==> flow/design.v <==
`timescale 1ns / 1ps
module main(
	input clk,
	input rst,
	input echo,
	input canal_serial_receptor,
	output canal_serial_transmisor,
	output servo1,
	output servo2,
	output servo3,
	output servo4,
	output servo5,
	output [7:0] leds,
	output trig,
	output [7:0] seg,
	output [3:0] an
    );	
		wire [8:0] distancia;
		wire [13:0] decimal;
		wire [7:0] ang_servo_1;
		wire [7:0] ang_servo_2;
		wire [7:0] ang_servo_3;
		wire [7:0] ang_servo_4;
		wire [7:0] ang_servo_5;
		assign leds = decimal[7:0];
		servo_pwm servo_pwm1 (
			.pos(ang_servo_1),  
			.clk(clk),
			.rst(rst),
			.servo_pulse(servo1)
		);
		servo_pwm servo_pwm2(
			.pos(ang_servo_2),  
			.clk(clk),
			.rst(rst),
			.servo_pulse(servo2)
		);
		servo_pwm servo_pwm3 (
			.pos(ang_servo_3),  
			.clk(clk),
			.rst(rst),
			.servo_pulse(servo3)
		);
		servo_pwm servo_pwm4 (
			.pos(ang_servo_4),  
			.clk(clk),
			.rst(rst),
			.servo_pulse(servo4)
		);
		servo_pwm servo_pwm5 (
			.pos(ang_servo_5),  
			.clk(clk),
			.rst(rst),
			.servo_pulse(servo5)
		);
		controlador_sensor_distancia controlador_sensor_distancia(
			.echo(echo),
			.clk(clk),
			.rst(rst),
			.distancia(distancia),
			.trig(trig)
		);
		controlador_etapa controlador_etapa(
			.distancia(distancia),
			.clk(clk),
			.rst(rst),
			.canal_serial_receptor(canal_serial_receptor),
			.decimal(decimal),
			.canal_serial_transmisor(canal_serial_transmisor),
			.ang_servo_1(ang_servo_1),
			.ang_servo_2(ang_servo_2),
			.ang_servo_3(ang_servo_3),
			.ang_servo_4(ang_servo_4),
			.ang_servo_5(ang_servo_5)
		);
		SevenSeg SevenSeg(
			.clk(clk),
			.rst(rst),
			.decimal({5'b00000, distancia}),
			.an(an),
			.seg(seg)
			);
endmodule
`timescale 1ns / 1ps
module servo_pwm(
  input [7:0] pos,
  input clk,  
  input rst,
  output reg servo_pulse
    );
  parameter ClkDiv = 195;     
  parameter init = 12'b000010001100;  
  reg [7:0] ClkCount;  
  reg ClkTick;
  reg [12:0] PulseCount;
  reg [11:0] count;
  always @(posedge clk) begin
	if (rst) ClkTick <= 0;
	else ClkTick <= (ClkCount==ClkDiv-2);
  end
  always @(posedge clk) begin
	if (rst) ClkCount <= 0;
	else if(ClkTick) ClkCount <= 0; else ClkCount <= ClkCount + 1;
  end
  always @(posedge clk) begin
	if (rst) PulseCount <= 0;
	else if(ClkTick) begin
		PulseCount <= PulseCount + 1;
		if (PulseCount == 5128) begin  
			PulseCount <= 0;
		end
	end
  end
  always @(*) count = init +  {4'b0000, pos} +  {4'b0000, pos} ;
  always @(posedge clk) begin
	if (rst) servo_pulse <= 0;
	else servo_pulse <= (PulseCount < count);
  end
endmodule
`timescale 1ns / 1ps
module controlador_sensor_distancia(
		input echo,
		input clk,
		input rst,
		output reg trig,
		output reg [18:0] distancia,
		output reg timeout,
		output reg [2:0] state,
		output [13:0] decimal
    );
	 parameter ENVIANDO_PULSO = 0, RECIBIENDO_PULSO = 1, ESPERANDO_PULSO = 2, EN_ESPERA = 3, DELAY= 4;
	 parameter tiempo10us = 500, TIMEOUT = 20000, TIEMPO_DELAY = 20000;
	 reg [35:0] contador_10us;
	 reg [35:0] contador_echo;
	 reg [35:0] contador_en_espera;
	 reg [18:0] distancia_temporal;
	 reg [30:0] contador_timeout;
	 reg [30:0] cont_delay;
	 reg [31:0] distancias_anteriores[4:0];
	 always @(posedge clk) begin : seq
		reg [18:0] distancia_v;
		reg  trig_v;
		distancia_v = distancia;
		trig_v = trig;
		if (rst) begin
			state = ENVIANDO_PULSO;
			contador_10us = 0;
			contador_echo = 0;
			contador_en_espera = 0;
			trig_v = 0;
			contador_timeout = 0;
			timeout = 0;
			distancia_v = 0;
			distancia_temporal = 0;
			cont_delay = 0;
			distancias_anteriores[0] = 0;
			distancias_anteriores[1] = 0;
			distancias_anteriores[2] = 0;
			distancias_anteriores[3] = 0;
			distancias_anteriores[4] = 0;
		end else if (state == ENVIANDO_PULSO) begin
			trig_v = 1;
			contador_10us = contador_10us + 1;
			if (contador_10us >= tiempo10us) begin
				trig_v = 0;
				contador_10us = 0;
				contador_timeout = 0;
				state = ESPERANDO_PULSO;
			end
		end else if (state == ESPERANDO_PULSO) begin
			contador_timeout = contador_timeout + 1;
			if (echo) begin
				state = RECIBIENDO_PULSO;
				contador_echo = 0;
			end else if (contador_timeout >= TIMEOUT) begin
				state = ENVIANDO_PULSO;
			end 
		end else if (state == RECIBIENDO_PULSO) begin
			contador_echo = contador_echo + 1;
			if (!echo) begin
				state = EN_ESPERA;
				contador_en_espera = 0;
			end
		end else if (state == EN_ESPERA) begin
			if(contador_en_espera < contador_echo) begin
				contador_en_espera = contador_en_espera + 2900;  
				distancia_temporal = distancia_temporal + 1;
			end
			else if (distancia_temporal < 35 && distancia_temporal >4) begin
				distancias_anteriores[0] = distancias_anteriores[1];
				distancias_anteriores[1] = distancias_anteriores[2];
				distancias_anteriores[2] = distancias_anteriores[3];
				distancias_anteriores[3] = distancias_anteriores[4];
				distancias_anteriores[4] = distancia_temporal - 1;
				if (distancias_anteriores[0] == distancias_anteriores[1] && 
					distancias_anteriores[1] == distancias_anteriores[2] && 
					distancias_anteriores[2] == distancias_anteriores[3] && 
					distancias_anteriores[3] == distancias_anteriores[4]) begin
					distancia_v = distancias_anteriores[4];
				end		
				distancia_temporal = 0;
				contador_echo = 0;
				contador_en_espera = 0;
				state = DELAY;
			end else begin
				distancia_temporal = 0;
				contador_echo = 0;
				contador_en_espera = 0;
				state = DELAY;
			end
		end
		else if (state == DELAY) begin
			if (cont_delay == TIEMPO_DELAY) begin
				state = ENVIANDO_PULSO;
				cont_delay = 0;
			end else cont_delay = cont_delay + 1;
		end
			distancia <= distancia_v;
		trig <= trig_v;
	end
	assign decimal = distancia;
endmodule
`timescale 1ns / 1ps
module controlador_etapa(
		input [8:0] distancia,  
		input clk,
		input rst,
		input canal_serial_receptor,
		output [13:0] decimal,
		output canal_serial_transmisor,
		output [7:0] ang_servo_1,
		output [7:0] ang_servo_2,
		output [7:0] ang_servo_3,
		output [7:0] ang_servo_4,
		output [7:0] ang_servo_5
    );
	 wire [7:0] recepcion_ang_2, recepcion_ang_3, recepcion_ang_4;
	 wire [8:0] distancia_para_mapear;
	 wire [7:0] distancia_mapeada;
	 assign distancia_para_mapear = (distancia >= 5) ?  distancia - 5: 0;
	 parameter x5cm = 0, z5cm = 110, x0cm = 0, z0cm = 0, y0cm = 0;
	 parameter xpunto = 127;
	 wire [7:0] ypunto;
	 parameter tiempo_espera = 1000;
	 parameter limite_distancia_superior = 14;
	 parameter limite_distancia_inferior = 4;
	 parameter BUSCANDO_SUBIENDO = 0, BUSCANDO_BAJANDO = 1, PESCANDO_OBJETO = 2, LEVANTANDO_OBJETO = 3,DEJANDO_OBJETO = 4, IDLE = 5;
	 reg [7:0] x, y, z;
	 reg [25:0] cont_x, cont_y;
	 reg [7:0] cont_angulo_y;
	 reg [25:0] cont_divider;
	 assign ang_servo_1 = cont_angulo_y;
	 assign ang_servo_2 = recepcion_ang_2;
	 assign ang_servo_3 = recepcion_ang_3;
	 assign ang_servo_4 = recepcion_ang_4;
	 assign ang_servo_5 = 128;
	 assign ypunto = cont_angulo_y > 128 ? 64 : 192;
	 wire tick_transmisor;
	 wire tick_receptor;
	 wire clk_div_transmisor;
	 wire clk_div_receptor;
	 reg [3:0] state;
	 assign decimal = state;
	 receptor_serial receptor_serial(
			.clk(clk),
			.rst(rst),
			.en(tick_receptor),
			.canal_serial(canal_serial_receptor),
			.angulo_servo_2(recepcion_ang_2),
			.angulo_servo_3(recepcion_ang_3),
			.angulo_servo_4(recepcion_ang_4)
		);
	transmisor_serial transmisor_serial(
		 .clk(clk),
		 .rst(rst),
		 .en(tick_transmisor),
		 .x(x),
		 .y(y),
		 .z(z),
		.canal_serial(canal_serial_transmisor)
    );
		clockDivider clockDivider_transmisor(
			.clock(clk),
			.rst(rst),
			.constante(16'd1000),
			.clk(clk_div_transmisor),
			.tick(tick_transmisor)
		);
		clockDivider clockDivider_receptor(
			.clock(clk),
			.rst(rst),
			.constante(16'd50),
			.clk(clk_div_receptor),
			.tick(tick_receptor)
		);
		ROM_mapeo_distancia ROM_mapeo_distancia(
			.distancia(distancia_para_mapear),
			.distancia_mapeada(distancia_mapeada)
		);
	 always @(posedge clk) begin : seq
		reg [7:0] x_v;
		reg [7:0] y_v;
		reg [7:0] z_v;
		reg [7:0] cont_angulo_y_v;
		reg [3:0] state_v;
		x_v = x;
		y_v = y;
		z_v = z;
		cont_angulo_y_v = cont_angulo_y;
		state_v = state;
		if (rst) begin
			x_v = 0;
			y_v = 0;
			z_v = 90;
			state_v = BUSCANDO_SUBIENDO;
			cont_divider = 0;
			cont_angulo_y_v = 0;
			cont_x = 0;
			cont_y = 0;
		end else
		case(state_v)
			BUSCANDO_SUBIENDO: begin
				cont_divider = cont_divider + 1;
				if (distancia <= limite_distancia_superior && distancia >= limite_distancia_inferior) begin
					state_v = PESCANDO_OBJETO;
					x_v = distancia_mapeada;
				end
				else if (cont_divider == tiempo_espera) begin
					cont_divider = 0;
					cont_angulo_y_v = cont_angulo_y_v + 1;
					if (cont_angulo_y_v == 255) state_v = BUSCANDO_BAJANDO;
				end
			end
			BUSCANDO_BAJANDO: begin
				cont_divider = cont_divider + 1;
				if (distancia <= limite_distancia_superior && distancia >= limite_distancia_inferior) begin
					state_v = PESCANDO_OBJETO;
					x_v = distancia_mapeada;
				end
				else if (cont_divider == tiempo_espera) begin
					cont_divider = 0;
					cont_angulo_y_v = cont_angulo_y_v - 1;
					if (cont_angulo_y_v == 0) state_v = BUSCANDO_SUBIENDO;
				end
			end
			PESCANDO_OBJETO: begin
				if (cont_x == tiempo_espera) begin
					cont_x = 0;
					if (x_v == distancia_mapeada) begin
						if (z_v == z0cm) begin
							state_v = LEVANTANDO_OBJETO;
						end else z_v = z_v - 1;
					end else x_v = x_v + 1;
				end else cont_x = cont_x + 1;
			end
			LEVANTANDO_OBJETO: begin
				if (cont_x == tiempo_espera) begin
					cont_x = 0;
					if (z_v == z5cm) begin
						if (x_v == x5cm) begin
							state_v = DEJANDO_OBJETO;
						end else x_v = x_v - 1;
					end else z_v = z_v + 1;
				end else cont_x = cont_x + 1;
			end
			DEJANDO_OBJETO: begin
				if (cont_x == tiempo_espera) begin
					if (x_v == xpunto) begin
						state_v = IDLE;
					end else if (x_v < xpunto) x_v = x_v + 1;
					else x_v = x_v -1;
				end else cont_x = cont_x + 1;
			end
			IDLE: begin
				if (cont_x == tiempo_espera) begin
					cont_x = 0;
					if (z_v == z5cm) begin
						if (x_v == x5cm) begin
							z_v = 90;
							state_v = BUSCANDO_SUBIENDO;
						end else x_v = x_v - 1;
					end else z_v = z_v + 1;
				end else cont_x = cont_x + 1;
			end
		endcase
		x <= x_v;
		y <= y_v;
		z <= z_v;
		cont_angulo_y <= cont_angulo_y_v;
		state <= state_v;
	end
endmodule
`timescale 1ns / 1ps
module receptor_serial(
		input clk,
		input rst,
		input en,
		input canal_serial,
		output reg [7:0] angulo_servo_1,
		output reg [7:0] angulo_servo_2,
		output reg [7:0] angulo_servo_3,
		output reg [7:0] angulo_servo_4,
		output reg [2:0] state
    );
	 reg [5:0] cont_data;
	 reg [6:0] cont_nivelacion;
	 reg [5:0] cont_50;
	 reg [1:0] cont_servo;
	 reg [31:0] data;
	 reg listo;
	 parameter STAND_BY = 3'b000, LEVELING_CLOCK = 3'b011, RECEIVING = 3'b001, HOLA = 3'b010;
	 parameter ciclo = 10;
	 parameter nivelacion = 14;
	 parameter num_datos = 8;
	 always @(posedge clk) begin : seq
		reg [7:0] angulo_servo_1_v;
		reg [7:0] angulo_servo_2_v;
		reg [7:0] angulo_servo_3_v;
		reg [7:0] angulo_servo_4_v;
		angulo_servo_1_v = angulo_servo_1;
		angulo_servo_2_v = angulo_servo_2;
		angulo_servo_3_v = angulo_servo_3;
		angulo_servo_4_v = angulo_servo_4;
	  if (rst) begin
		state = STAND_BY;
		cont_data = 0;
		cont_nivelacion = 1;
		cont_50 =ciclo;
		listo = 0;
		cont_servo =0;
		data = 0;
		angulo_servo_1_v = 0;
		angulo_servo_2_v = 0;
		angulo_servo_3_v = 0;
		angulo_servo_4_v = 0;
	  end else if (en) begin
		 if (listo) begin
			case(cont_servo)
				1: angulo_servo_1_v = data[7:0];
				2: angulo_servo_2_v = data[7:0];
				3: angulo_servo_3_v = data[7:0];
				0: angulo_servo_4_v = data[7:0];
			endcase
		 end
		 case(state)
			STAND_BY: begin
				if (!canal_serial) state = LEVELING_CLOCK;
			end
			LEVELING_CLOCK: begin
				if (cont_nivelacion == nivelacion) begin
					state = RECEIVING;
					cont_nivelacion = 1;
					cont_50 = ciclo;
				end else cont_nivelacion = cont_nivelacion + 1;
			end	
			RECEIVING: begin
				if (cont_50 == ciclo) begin
					cont_50 = 1;
					if (cont_data == num_datos) begin
						cont_servo = cont_servo + 1;
						state = STAND_BY;
						listo = 1;
						cont_data = 0;
					end else if (cont_data < num_datos) begin
						listo = 0;
						data[cont_data] = canal_serial;
						cont_data = cont_data + 1;
					end  
				end else cont_50 = cont_50 + 1;
			end
			HOLA: begin
				state = STAND_BY;
			end
		 endcase
	  end
		angulo_servo_1 <= angulo_servo_1_v;
		angulo_servo_2 <= angulo_servo_2_v;
		angulo_servo_3 <= angulo_servo_3_v;
		angulo_servo_4 <= angulo_servo_4_v;
	end
endmodule
`timescale 1ns / 1ps
module transmisor_serial(
		input clk,
		input rst,
		input en,  
		input [7:0] x,
		input [7:0] y,
		input [7:0] z,
		output reg canal_serial,
		output [13:0] decimal
    );
	 reg [5:0] cont_data;
	 reg [18:0] cont_delay;
	 reg state;
	 wire [29:0] data;
	 assign data = {1'b1,z,1'b0,1'b1,y,1'b0,1'b1,x,1'b0};
	 parameter IDLE = 1'b0, TR = 1'b1;
	 parameter DELAY_IDLE = 30;
	 always @(posedge clk) begin
		if (rst) begin
			state = TR;
			cont_data = 0;
			cont_delay = 0;
			canal_serial = 0;
		end else if (en) begin
		case(state)
			TR: begin
				canal_serial = data[cont_data];
				cont_data = cont_data + 1;
				if (cont_data ==30) begin
					cont_data = 0;
					state = IDLE;
				end
			end
			IDLE: begin
				canal_serial = 1;
				cont_delay = cont_delay + 1;
				if (cont_delay == DELAY_IDLE) begin  
					state = TR;
					cont_delay = 0;
				end
			end
		endcase
		end
	 end
	 assign decimal = cont_data;
endmodule
`timescale 1ns / 1ps
module clockDivider(
    input clock,
    input rst,
	 input [15:0] constante,
    output reg clk,
    output tick
    );
	reg [25:0] count;
	assign tick = (count == constante) && !clk;
	always @(posedge(clock)) begin
		if (rst) begin
			count <= 0;
			clk <= 0;
		end
		else if (count == constante) begin
			count <= 0;
			clk <= ~clk;
		end
		else begin
			count <= count + 1;
		end
	end
endmodule
`timescale 1ns / 1ps
`default_nettype none
module ROM_mapeo_distancia(distancia, distancia_mapeada);
input [8:0] distancia;
output reg [7:0] distancia_mapeada;
always @(*)
begin
	case (distancia)
		9'd0: distancia_mapeada = 0;
		9'd1: distancia_mapeada = 26;
		9'd2: distancia_mapeada = 51;
		9'd3: distancia_mapeada = 77;
		9'd4: distancia_mapeada = 102;
		9'd5: distancia_mapeada = 128;
		9'd6: distancia_mapeada = 153;
		9'd7: distancia_mapeada = 179;
		9'd8: distancia_mapeada = 204;
		9'd9: distancia_mapeada = 230;
		default: distancia_mapeada = 255;
	endcase
end
endmodule
`default_nettype wire
module SevenSeg(
		input clk,
		input rst,
		input [13:0] decimal,
		output [3:0] an,
		output [7:0] seg
    );
	 wire [15:0] bcd_out;
	 bcd decToBCD (
		.decimal(decimal),
		.bcd_out(bcd_out)
	 );
	 seven_seg BCDTo7Seg(
		.clk(clk),
		.rst(rst),
		.bcd_in(bcd_out),
		.seg(seg),
		.an(an)
	 );
endmodule
module bcd(
  decimal,
  bcd_out
);
  input 	 [13:0] decimal;
  output reg [15:0] bcd_out;
  reg [29:0] memreg;
  integer index;
  always @ (decimal) begin
    memreg [29:14] = 0;
    memreg [13:0] = decimal;
    for(index=0; index < 14; index = index+1)
      begin
        if(memreg[29:26] > 4) begin
          memreg[29:26] = memreg[29:26] + 3;
        end
        if(memreg[25:22] > 4) begin
          memreg[25:22] = memreg[25:22] + 3;
        end
        if(memreg[21:18] > 4) begin
          memreg[21:18] = memreg[21:18] + 3;
        end
        if(memreg[17:14] > 4) begin
          memreg[17:14] = memreg[17:14] + 3;
        end
        memreg = memreg << 1;
      end
    bcd_out = memreg[29:14];
  end
endmodule
module seven_seg(
	  clk,
	  rst,
	  bcd_in,
	  seg,
	  an
	);
  input 	[15:0]	bcd_in;
  input clk;
  input rst;
  output reg [7:0] seg;
  output [3:0] an;
	reg [15:0] disp_ctr;
	reg [6:0] sseg;
	reg [3:0] an_temp;
  	always @ (posedge(clk))
	begin
	  if (rst) begin
		disp_ctr = 0;
		an_temp = 4'b1111;
		sseg = 0;
		seg = 8'b11111111;
	  end else begin
		disp_ctr = disp_ctr + 1;
		if (disp_ctr >= 49999) begin
			an_temp = 4'b1110;
			sseg = bcd_in[3:0];
		end else if (disp_ctr <= 12499) begin
			an_temp = 4'b1101;
			sseg = bcd_in[7:4];
		end else if (disp_ctr <= 24999) begin
			an_temp = 4'b1011;
			sseg = bcd_in[11:8];
		end else if (disp_ctr <= 37499) begin
			an_temp = 4'b0111;
			sseg = bcd_in[15:12];
		end
		begin
		case(sseg)
			0:		seg = 8'b11000000;
			1:		seg = 8'b11111001;
			2:		seg = 8'b10100100;
			3:		seg = 8'b10110000;
			4:		seg = 8'b10011001;
			5:		seg = 8'b10010010;
			6:		seg = 8'b10000010;
			7:		seg = 8'b11111000;
			8:		seg = 8'b10000000;
			9:		seg = 8'b10011000;
			default:	seg = 8'b11111111;
		  endcase
		end
	  end
	end
	assign an = an_temp;
endmodule
### Tool chain data of main

Module main before and after one edit of its RTL, step after step.
Lines under "original" count in the file above, lines under "edited" in the edited file.
"change" is "edited" less "original", of the values as shown.
Cell names lack the library's common part.
A cell with n/a has no value.

| inputs | value |
|---|---|
| top | main |
| clock input | clk |
| cell library | sky130hd |
| corner | tt_025C_1v80 |

### Edit of the RTL

Unified diff, file above to edited file.
A script made this edit. It was not meant as an optimisation and need not keep what the design does.

```diff
@@ -195,5 +195,5 @@
 				if (distancias_anteriores[0] == distancias_anteriores[1] && 
 					distancias_anteriores[1] == distancias_anteriores[2] && 
-					distancias_anteriores[2] == distancias_anteriores[3] && 
+					distancias_anteriores[2] < distancias_anteriores[3] && 
 					distancias_anteriores[3] == distancias_anteriores[4]) begin
 					distancia_v = distancias_anteriores[4];
```

### After elaboration

Source: Yosys, flattened and elaborated. Widths are those after wreduce. Print and check cells do not count.
Memory sizes are those after Yosys's memory passes, which may raise the word count (mostly to a power of two), join words into wider ones and drop unused or constant bits.

Operators by class:

| what | original | edited | change |
|---|---|---|---|
| add/subtract/negate cells | 70 | 70 | 0 |
| order comparisons | 45 | 46 | +1 |
| equal/unequal tests | 83 | 82 | -1 |
| shifts and indexed selects | 3 | 3 | 0 |
| multiplexer cells | 140 | 140 | 0 |
| bitwise logic cells | 16 | 16 | 0 |
| reductions and logical operators | 75 | 75 | 0 |

Operators by type and width:

| operator | original | edited | change |
|---|---|---|---|
| equality test 32 bit | 4 | 3 | -1 |
| < comparator 32 bit | 0 | 1 | +1 |

Operator kinds equal on both sides are left out: 117.

Storage and ports:

| what | original | edited | change |
|---|---|---|---|
| register bits after elaboration | 674 | 674 | 0 |
| memory bits (read-only) | 240 | 240 | 0 |
| word width x clocked read ports | 7 | 7 | 0 |
| memories | 2 | 2 | 0 |
| bits of input ports | 4 | 4 | 0 |
| output and inout port bits | 27 | 27 | 0 |
| elaborated cells | 498 | 498 | 0 |

Memories:

| what | original | edited |
|---|---|---|
| shape (words x width / read and write ports) | 16x8 r1 w0; 16x7 r1 w0 | 16x8 r1 w0; 16x7 r1 w0 |

### Longest topological paths

Depth = most cells in a row (Yosys ltp): at word level without a register or memory, in the mapped netlist without a sequential cell, where the memories' decode and read muxes count.

Logic depth:

| what | original | edited | change |
|---|---|---|---|
| depth after elaboration | 24 | 24 | 0 |
| ABC_AREA | 0 | 0 | n/a |
| gate-level depth with buffers | 28 | 28 | 0 |

### After synthesis

The flow's flattened synthesis, as Yosys stat reports it; memories are mapped. The netlist is that of the ABC_AREA named above (0 if unset); the other value can give another one.

Cell types:

| cell type | original | edited | change |
|---|---|---|---|
| nand2_1 | 365 | 442 | +77 |
| mux2i_1 | 118 | 54 | -64 |
| a21oi_1 | 234 | 294 | +60 |
| o21ai_0 | 210 | 237 | +27 |
| ha_1 | 182 | 206 | +24 |
| xnor2_1 | 234 | 211 | -23 |
| nand3_1 | 189 | 212 | +23 |
| a311oi_1 | 29 | 7 | -22 |
| a31oi_1 | 37 | 57 | +20 |
| nor4_1 | 73 | 55 | -18 |
| inv_1 | 166 | 183 | +17 |
| and2_1 | 71 | 57 | -14 |
| clkbuf_1 | 172 | 185 | +13 |
| buf_1 | 6 | 19 | +13 |
| buf_2 | 28 | 17 | -11 |
| or2_2 | 25 | 14 | -11 |
| o31ai_1 | 14 | 24 | +10 |
| nand4_1 | 105 | 113 | +8 |

Cell types equal on both sides are left out: 12.
Not every row of either side is listed.

Mapped netlist:

| what | original | edited | change |
|---|---|---|---|
| cells in the netlist | 4647 | 4777 | +130 |
| chip area (Yosys) (µm²) | 37323.3 | 37465.9 | +142.6 |
| sequential area (µm²) | 12972.4 | 12972.4 | 0.0 |
| flip-flops | 648 | 648 | 0 |
| buffers | 217 | 230 | +13 |

The figures by module come from a second, unflattened synthesis with its own total; it is not the netlist above.

Unflattened totals:

| what | original | edited | change |
|---|---|---|---|
| cell total of the unflattened synthesis | 5035 | 5163 | +128 |
| area (unflattened synthesis) (µm²) | 41339.6 | 41657.5 | +317.9 |

Rows give one instance, submodules left out.

By module, original:

| module | times used | cells | area (µm²) |
|---|---|---|---|
| controlador_sensor_distancia | 1 | 1834 | 15175.8 |
| servo_pwm | 5 | 147 | 1315.0 |
| controlador_etapa | 1 | 772 | 5795.6 |
| bcd | 1 | 499 | 3473.3 |
| receptor_serial | 1 | 336 | 3050.4 |
| clockDivider | 2 | 155 | 1357.6 |
| seven_seg | 1 | 289 | 2382.3 |
| transmisor_serial | 1 | 225 | 1945.6 |
| ROM_mapeo_distancia | 1 | 34 | 222.7 |
| main | 1 | 1 | 3.8 |
| SevenSeg | 1 | 0 | 0.0 |

By module, edited:

| module | times used | cells | area (µm²) |
|---|---|---|---|
| controlador_sensor_distancia | 1 | 1980 | 15595.0 |
| servo_pwm | 5 | 147 | 1315.0 |
| controlador_etapa | 1 | 772 | 5795.6 |
| bcd | 1 | 499 | 3473.3 |
| receptor_serial | 1 | 336 | 3050.4 |
| clockDivider | 2 | 155 | 1357.6 |
| seven_seg | 1 | 271 | 2280.9 |
| transmisor_serial | 1 | 225 | 1945.6 |
| ROM_mapeo_distancia | 1 | 34 | 222.7 |
| main | 1 | 1 | 3.8 |
| SevenSeg | 1 | 0 | 0.0 |

### Worst setup path after synthesis

OpenSTA on the mapped netlist: ideal clock, no wires. The path of least setup slack (recovery checks aside). Input and output delay are each 20% of the period. Register names are those of the netlist, which keeps one name where synthesis merged equal registers.

Timing after synthesis:

| what | original | edited | change |
|---|---|---|---|
| path kind | flip-flop to flip-flop | flip-flop to flip-flop | n/a |
| from | register controlador_sensor_distancia.distancia[6] | register controlador_sensor_distancia.distancia[6] | n/a |
| to | register SevenSeg.BCDTo7Seg.seg[3] | register SevenSeg.BCDTo7Seg.seg[3] | n/a |
| period (ns) | 10.0 | 10.0 | 0.0 |
| setup time (ns) | 0.114 | 0.137 | +0.023 |
| data arrival time (ns) | 5.202 | 5.425 | +0.223 |
| required time (ns) | 9.886 | 9.863 | -0.023 |
| slack (ns) | 4.684 | 4.438 | -0.246 |
| delay of the path (ns) | 5.316 | 5.562 | +0.246 |
| driving pins on the path | 28 | 27 | -1 |
| path buffers | 2 | 2 | 0 |
| synthesis period reached (ns) | 5.316 | 5.562 | +0.246 |

"delay of the path" is the arrival time less input delay plus setup time.
"driving pins on the path": output pins that drive a net of the path, with the launching flip-flop's if there is one; two outputs of one cell count as two.
"synthesis period reached" is the clock period less the worst setup slack; recovery checks do not enter. This is arithmetic on one report: input and output delays are still those of the set period (20% each).
The rows between start and end are the longest chain of elaborated cells between them; the timing report does not say that the signal goes this way. Where chains are equally long, one stands for them.
Each line given opens the expression or statement behind the cell; cells for indexed reads and writes are added by Yosys, which also makes memories of some case tables.
At most two assigning lines are given for a register; there are more.

| between the ends, after synthesis, original | value |
|---|---|
| cells stage by stage | dfxtp_1 -> inv_1 -> ha_1 -> inv_1 -> ha_1 -> or2_1 -> buf_2 -> a311oi_2 -> nor3_4 -> buf_6 -> nand3_2 -> a32oi_1 -> nor2_1 -> ha_1 -> inv_1 -> o21ai_0 -> a211oi_1 -> nor4b_4 -> a32oi_2 -> mux2i_2 -> o21ai_0 -> xnor2_1 -> o2111a_1 -> nor2_1 -> inv_1 -> ha_1 -> or3_1 -> a21bo_1 |
| cells in the longest elaborated chain | 17 |

RTL lines, path after synthesis, original:

| what | line | RTL |
|---|---|---|
| start, declared | 126 | `output reg [18:0] distancia,` |
| start, assigned | 218 | `distancia <= distancia_v;` |
| adder 4 x 2 -> 4 bit | 619 | `memreg[17:14] = memreg[17:14] + 3;` |
| two-way mux 4 bit | 618 | `if(memreg[17:14] > 4) begin` |
| > comparator 4 x 3 -> 1 bit | 618 |  |
| two-way mux 4 bit | 618 |  |
| > comparator 4 x 3 -> 1 bit | 618 |  |
| two-way mux 4 bit | 618 |  |
| adder 4 x 2 -> 4 bit | 619 |  |
| (+3 left out) | n/a |  |
| adder 4 x 2 -> 4 bit | 613 | `memreg[25:22] = memreg[25:22] + 3;` |
| two-way mux 4 bit | 612 | `if(memreg[25:22] > 4) begin` |
| two-way mux 7 bit | 659 | `end else if (disp_ctr <= 37499) begin` |
| two-way mux 7 bit | 656 | `end else if (disp_ctr <= 24999) begin` |
| two-way mux 7 bit | 653 | `end else if (disp_ctr <= 12499) begin` |
| two-way mux 7 bit | 650 | `if (disp_ctr >= 49999) begin` |
| two-way mux 7 bit | 643 | `if (rst) begin` |
| end, assigned | 665 | `0: seg = 8'b11000000;` |
| end, assigned | 666 | `1: seg = 8'b11111001;` |
| end, declared | 636 | `output reg [7:0] seg;` |

| between the ends, after synthesis, edited | value |
|---|---|
| cells stage by stage | dfxtp_1 -> inv_1 -> ha_1 -> inv_1 -> ha_1 -> or2_0 -> buf_2 -> nand3_1 -> a21boi_1 -> buf_4 -> nor2_1 -> mux2_2 -> a21oi_1 -> ha_1 -> o21ai_0 -> and3_1 -> o41a_1 -> o32a_2 -> mux2i_1 -> o21ai_0 -> xor2_1 -> a221o_1 -> a21boi_0 -> ha_1 -> a21oi_1 -> and2_1 -> o31ai_1 |
| cells in the longest elaborated chain | 17 |

RTL lines, path after synthesis, edited:

| what | line | RTL |
|---|---|---|
| start, declared | 126 | `output reg [18:0] distancia,` |
| start, assigned | 218 | `distancia <= distancia_v;` |
| adder 4 x 2 -> 4 bit | 619 | `memreg[17:14] = memreg[17:14] + 3;` |
| two-way mux 4 bit | 618 | `if(memreg[17:14] > 4) begin` |
| > comparator 4 x 3 -> 1 bit | 618 |  |
| two-way mux 4 bit | 618 |  |
| > comparator 4 x 3 -> 1 bit | 618 |  |
| two-way mux 4 bit | 618 |  |
| adder 4 x 2 -> 4 bit | 619 |  |
| (+3 left out) | n/a |  |
| adder 4 x 2 -> 4 bit | 613 | `memreg[25:22] = memreg[25:22] + 3;` |
| two-way mux 4 bit | 612 | `if(memreg[25:22] > 4) begin` |
| two-way mux 7 bit | 659 | `end else if (disp_ctr <= 37499) begin` |
| two-way mux 7 bit | 656 | `end else if (disp_ctr <= 24999) begin` |
| two-way mux 7 bit | 653 | `end else if (disp_ctr <= 12499) begin` |
| two-way mux 7 bit | 650 | `if (disp_ctr >= 49999) begin` |
| two-way mux 7 bit | 643 | `if (rst) begin` |
| end, assigned | 665 | `0: seg = 8'b11000000;` |
| end, assigned | 666 | `1: seg = 8'b11111001;` |
| end, declared | 636 | `output reg [7:0] seg;` |

### Worst path after layout

Path of least setup slack in the final report of the runs of set A (OpenROAD, finished layout, wires in). Where an end is a register, its clock arrival counts in the times.

Timing post-layout:

| what | original | edited | change |
|---|---|---|---|
| path kind | flip-flop to flip-flop | flip-flop to flip-flop | n/a |
| from | register controlador_sensor_distancia.distancia[6] | register controlador_sensor_distancia.distancia[6] | n/a |
| to | register SevenSeg.BCDTo7Seg.seg[0] | register SevenSeg.BCDTo7Seg.seg[3] | n/a |
| period (ns) | 7.49 | 7.49 | 0.00 |
| setup time (ns) | 0.14 | 0.13 | -0.01 |
| data arrival time (ns) | 7.33 | 7.20 | -0.13 |
| required time (ns) | 7.98 | 7.99 | +0.01 |
| slack (ns) | 0.65 | 0.79 | +0.14 |
| driving pins on the path | 27 | 25 | -2 |
| path buffers | 0 | 0 | 0 |

The rows between start and end are the longest chain of elaborated cells between them; the timing report does not say that the signal goes this way. Where chains are equally long, one stands for them.
At most two assigning lines are given for a register; there are more.

| between the ends, post-layout, original | value |
|---|---|
| cells stage by stage | dfxtp_1 -> inv_1 -> ha_1 -> inv_1 -> ha_1 -> xor2_1 -> a311oi_2 -> nor3_4 -> nand3_2 -> a32oi_1 -> nor2_1 -> ha_1 -> inv_1 -> o21ai_0 -> a211oi_1 -> nor4b_4 -> a32oi_2 -> mux2i_2 -> o21ai_0 -> xnor2_1 -> o2111a_1 -> nor2_1 -> inv_1 -> ha_1 -> or3_1 -> o21ai_0 -> a22oi_1 |
| cells in the longest elaborated chain | 17 |

RTL lines, path post-layout, original:

| what | line | RTL |
|---|---|---|
| start, declared | 126 | `output reg [18:0] distancia,` |
| start, assigned | 218 | `distancia <= distancia_v;` |
| adder 4 x 2 -> 4 bit | 619 | `memreg[17:14] = memreg[17:14] + 3;` |
| two-way mux 4 bit | 618 | `if(memreg[17:14] > 4) begin` |
| > comparator 4 x 3 -> 1 bit | 618 |  |
| two-way mux 4 bit | 618 |  |
| > comparator 4 x 3 -> 1 bit | 618 |  |
| two-way mux 4 bit | 618 |  |
| adder 4 x 2 -> 4 bit | 619 |  |
| (+3 left out) | n/a |  |
| adder 4 x 2 -> 4 bit | 613 | `memreg[25:22] = memreg[25:22] + 3;` |
| two-way mux 4 bit | 612 | `if(memreg[25:22] > 4) begin` |
| two-way mux 7 bit | 659 | `end else if (disp_ctr <= 37499) begin` |
| two-way mux 7 bit | 656 | `end else if (disp_ctr <= 24999) begin` |
| two-way mux 7 bit | 653 | `end else if (disp_ctr <= 12499) begin` |
| two-way mux 7 bit | 650 | `if (disp_ctr >= 49999) begin` |
| two-way mux 7 bit | 643 | `if (rst) begin` |
| end, assigned | 665 | `0: seg = 8'b11000000;` |
| end, assigned | 666 | `1: seg = 8'b11111001;` |
| end, declared | 636 | `output reg [7:0] seg;` |

| between the ends, post-layout, edited | value |
|---|---|
| cells stage by stage | dfxtp_1 -> inv_1 -> ha_1 -> inv_1 -> ha_1 -> or2_0 -> a21oi_1 -> a21oi_2 -> nor2_1 -> mux2_2 -> a21oi_1 -> ha_1 -> o21ai_0 -> and3_1 -> o41a_1 -> o32a_2 -> xnor2_1 -> o21ai_0 -> xor2_1 -> a221o_1 -> a21boi_1 -> ha_1 -> a21oi_1 -> and2_1 -> o31ai_1 |
| cells in the longest elaborated chain | 17 |

RTL lines, path post-layout, edited:

| what | line | RTL |
|---|---|---|
| start, declared | 126 | `output reg [18:0] distancia,` |
| start, assigned | 218 | `distancia <= distancia_v;` |
| adder 4 x 2 -> 4 bit | 619 | `memreg[17:14] = memreg[17:14] + 3;` |
| two-way mux 4 bit | 618 | `if(memreg[17:14] > 4) begin` |
| > comparator 4 x 3 -> 1 bit | 618 |  |
| two-way mux 4 bit | 618 |  |
| > comparator 4 x 3 -> 1 bit | 618 |  |
| two-way mux 4 bit | 618 |  |
| adder 4 x 2 -> 4 bit | 619 |  |
| (+3 left out) | n/a |  |
| adder 4 x 2 -> 4 bit | 613 | `memreg[25:22] = memreg[25:22] + 3;` |
| two-way mux 4 bit | 612 | `if(memreg[25:22] > 4) begin` |
| two-way mux 7 bit | 659 | `end else if (disp_ctr <= 37499) begin` |
| two-way mux 7 bit | 656 | `end else if (disp_ctr <= 24999) begin` |
| two-way mux 7 bit | 653 | `end else if (disp_ctr <= 12499) begin` |
| two-way mux 7 bit | 650 | `if (disp_ctr >= 49999) begin` |
| two-way mux 7 bit | 643 | `if (rst) begin` |
| end, assigned | 665 | `0: seg = 8'b11000000;` |
| end, assigned | 666 | `1: seg = 8'b11111001;` |
| end, declared | 636 | `output reg [7:0] seg;` |

### Flow runs

Both versions went through the flow (Yosys, OpenROAD) with the same settings in each pair. Constraints: input delay and output delay 20% of the set period each, output load 0.01 pF.

| flow settings, set A | value |
|---|---|
| CORE_UTILIZATION | 40 |
| period_ns | 7.49 |
| CAP_MARGIN | 20 |
| CORE_MARGIN | 2 |
| SLEW_MARGIN | 20 |

Results, set A:

| what | original | edited | change |
|---|---|---|---|
| area of the synthesized netlist (µm²) | 37323.3 | 37465.9 | +142.6 |
| total die area (µm²) | 95768.6 | 96127.9 | +359.3 |
| standard-cell area after routing (µm²) | 41239.6 | 41264.6 | +25.0 |
| utilization | 0.444 | 0.443 | -0.001 |
| lowest setup slack (ns) | 0.653 | 0.789 | +0.136 |
| final setup TNS (ns) | 0.000 | 0.000 | 0.000 |
| achieved period (ns) | 6.837 | 6.701 | -0.136 |

| flow settings, set B | value |
|---|---|
| CORE_UTILIZATION | 71 |
| GPL_TIMING_DRIVEN | 1 |
| MAX_ROUTING_LAYER | met5 |
| PLACE_DENSITY_LB_ADDON | 0.21 |
| SETUP_SLACK_MARGIN | 1.86 |
| period_ns | 6.8 |
| CAP_MARGIN | 20 |
| CORE_MARGIN | 2 |
| SLEW_MARGIN | 20 |

Results, set B:

| what | original | edited | change |
|---|---|---|---|
| area of the synthesized netlist (µm²) | 37323.3 | 37465.9 | +142.6 |
| total die area (µm²) | 54417.2 | 54622.7 | +205.5 |
| standard-cell area after routing (µm²) | 40839.2 | 41491.0 | +651.8 |
| utilization | 0.782 | 0.793 | +0.011 |
| lowest setup slack (ns) | 1.910 | 1.652 | -0.258 |
| final setup TNS (ns) | 0.000 | 0.000 | 0.000 |
| achieved period (ns) | 4.890 | 5.148 | +0.258 |

By "achieved period" is meant the clock period of the run minus its worst setup slack. This is arithmetic on one report: input and output delays are still those of the set period (20% each).
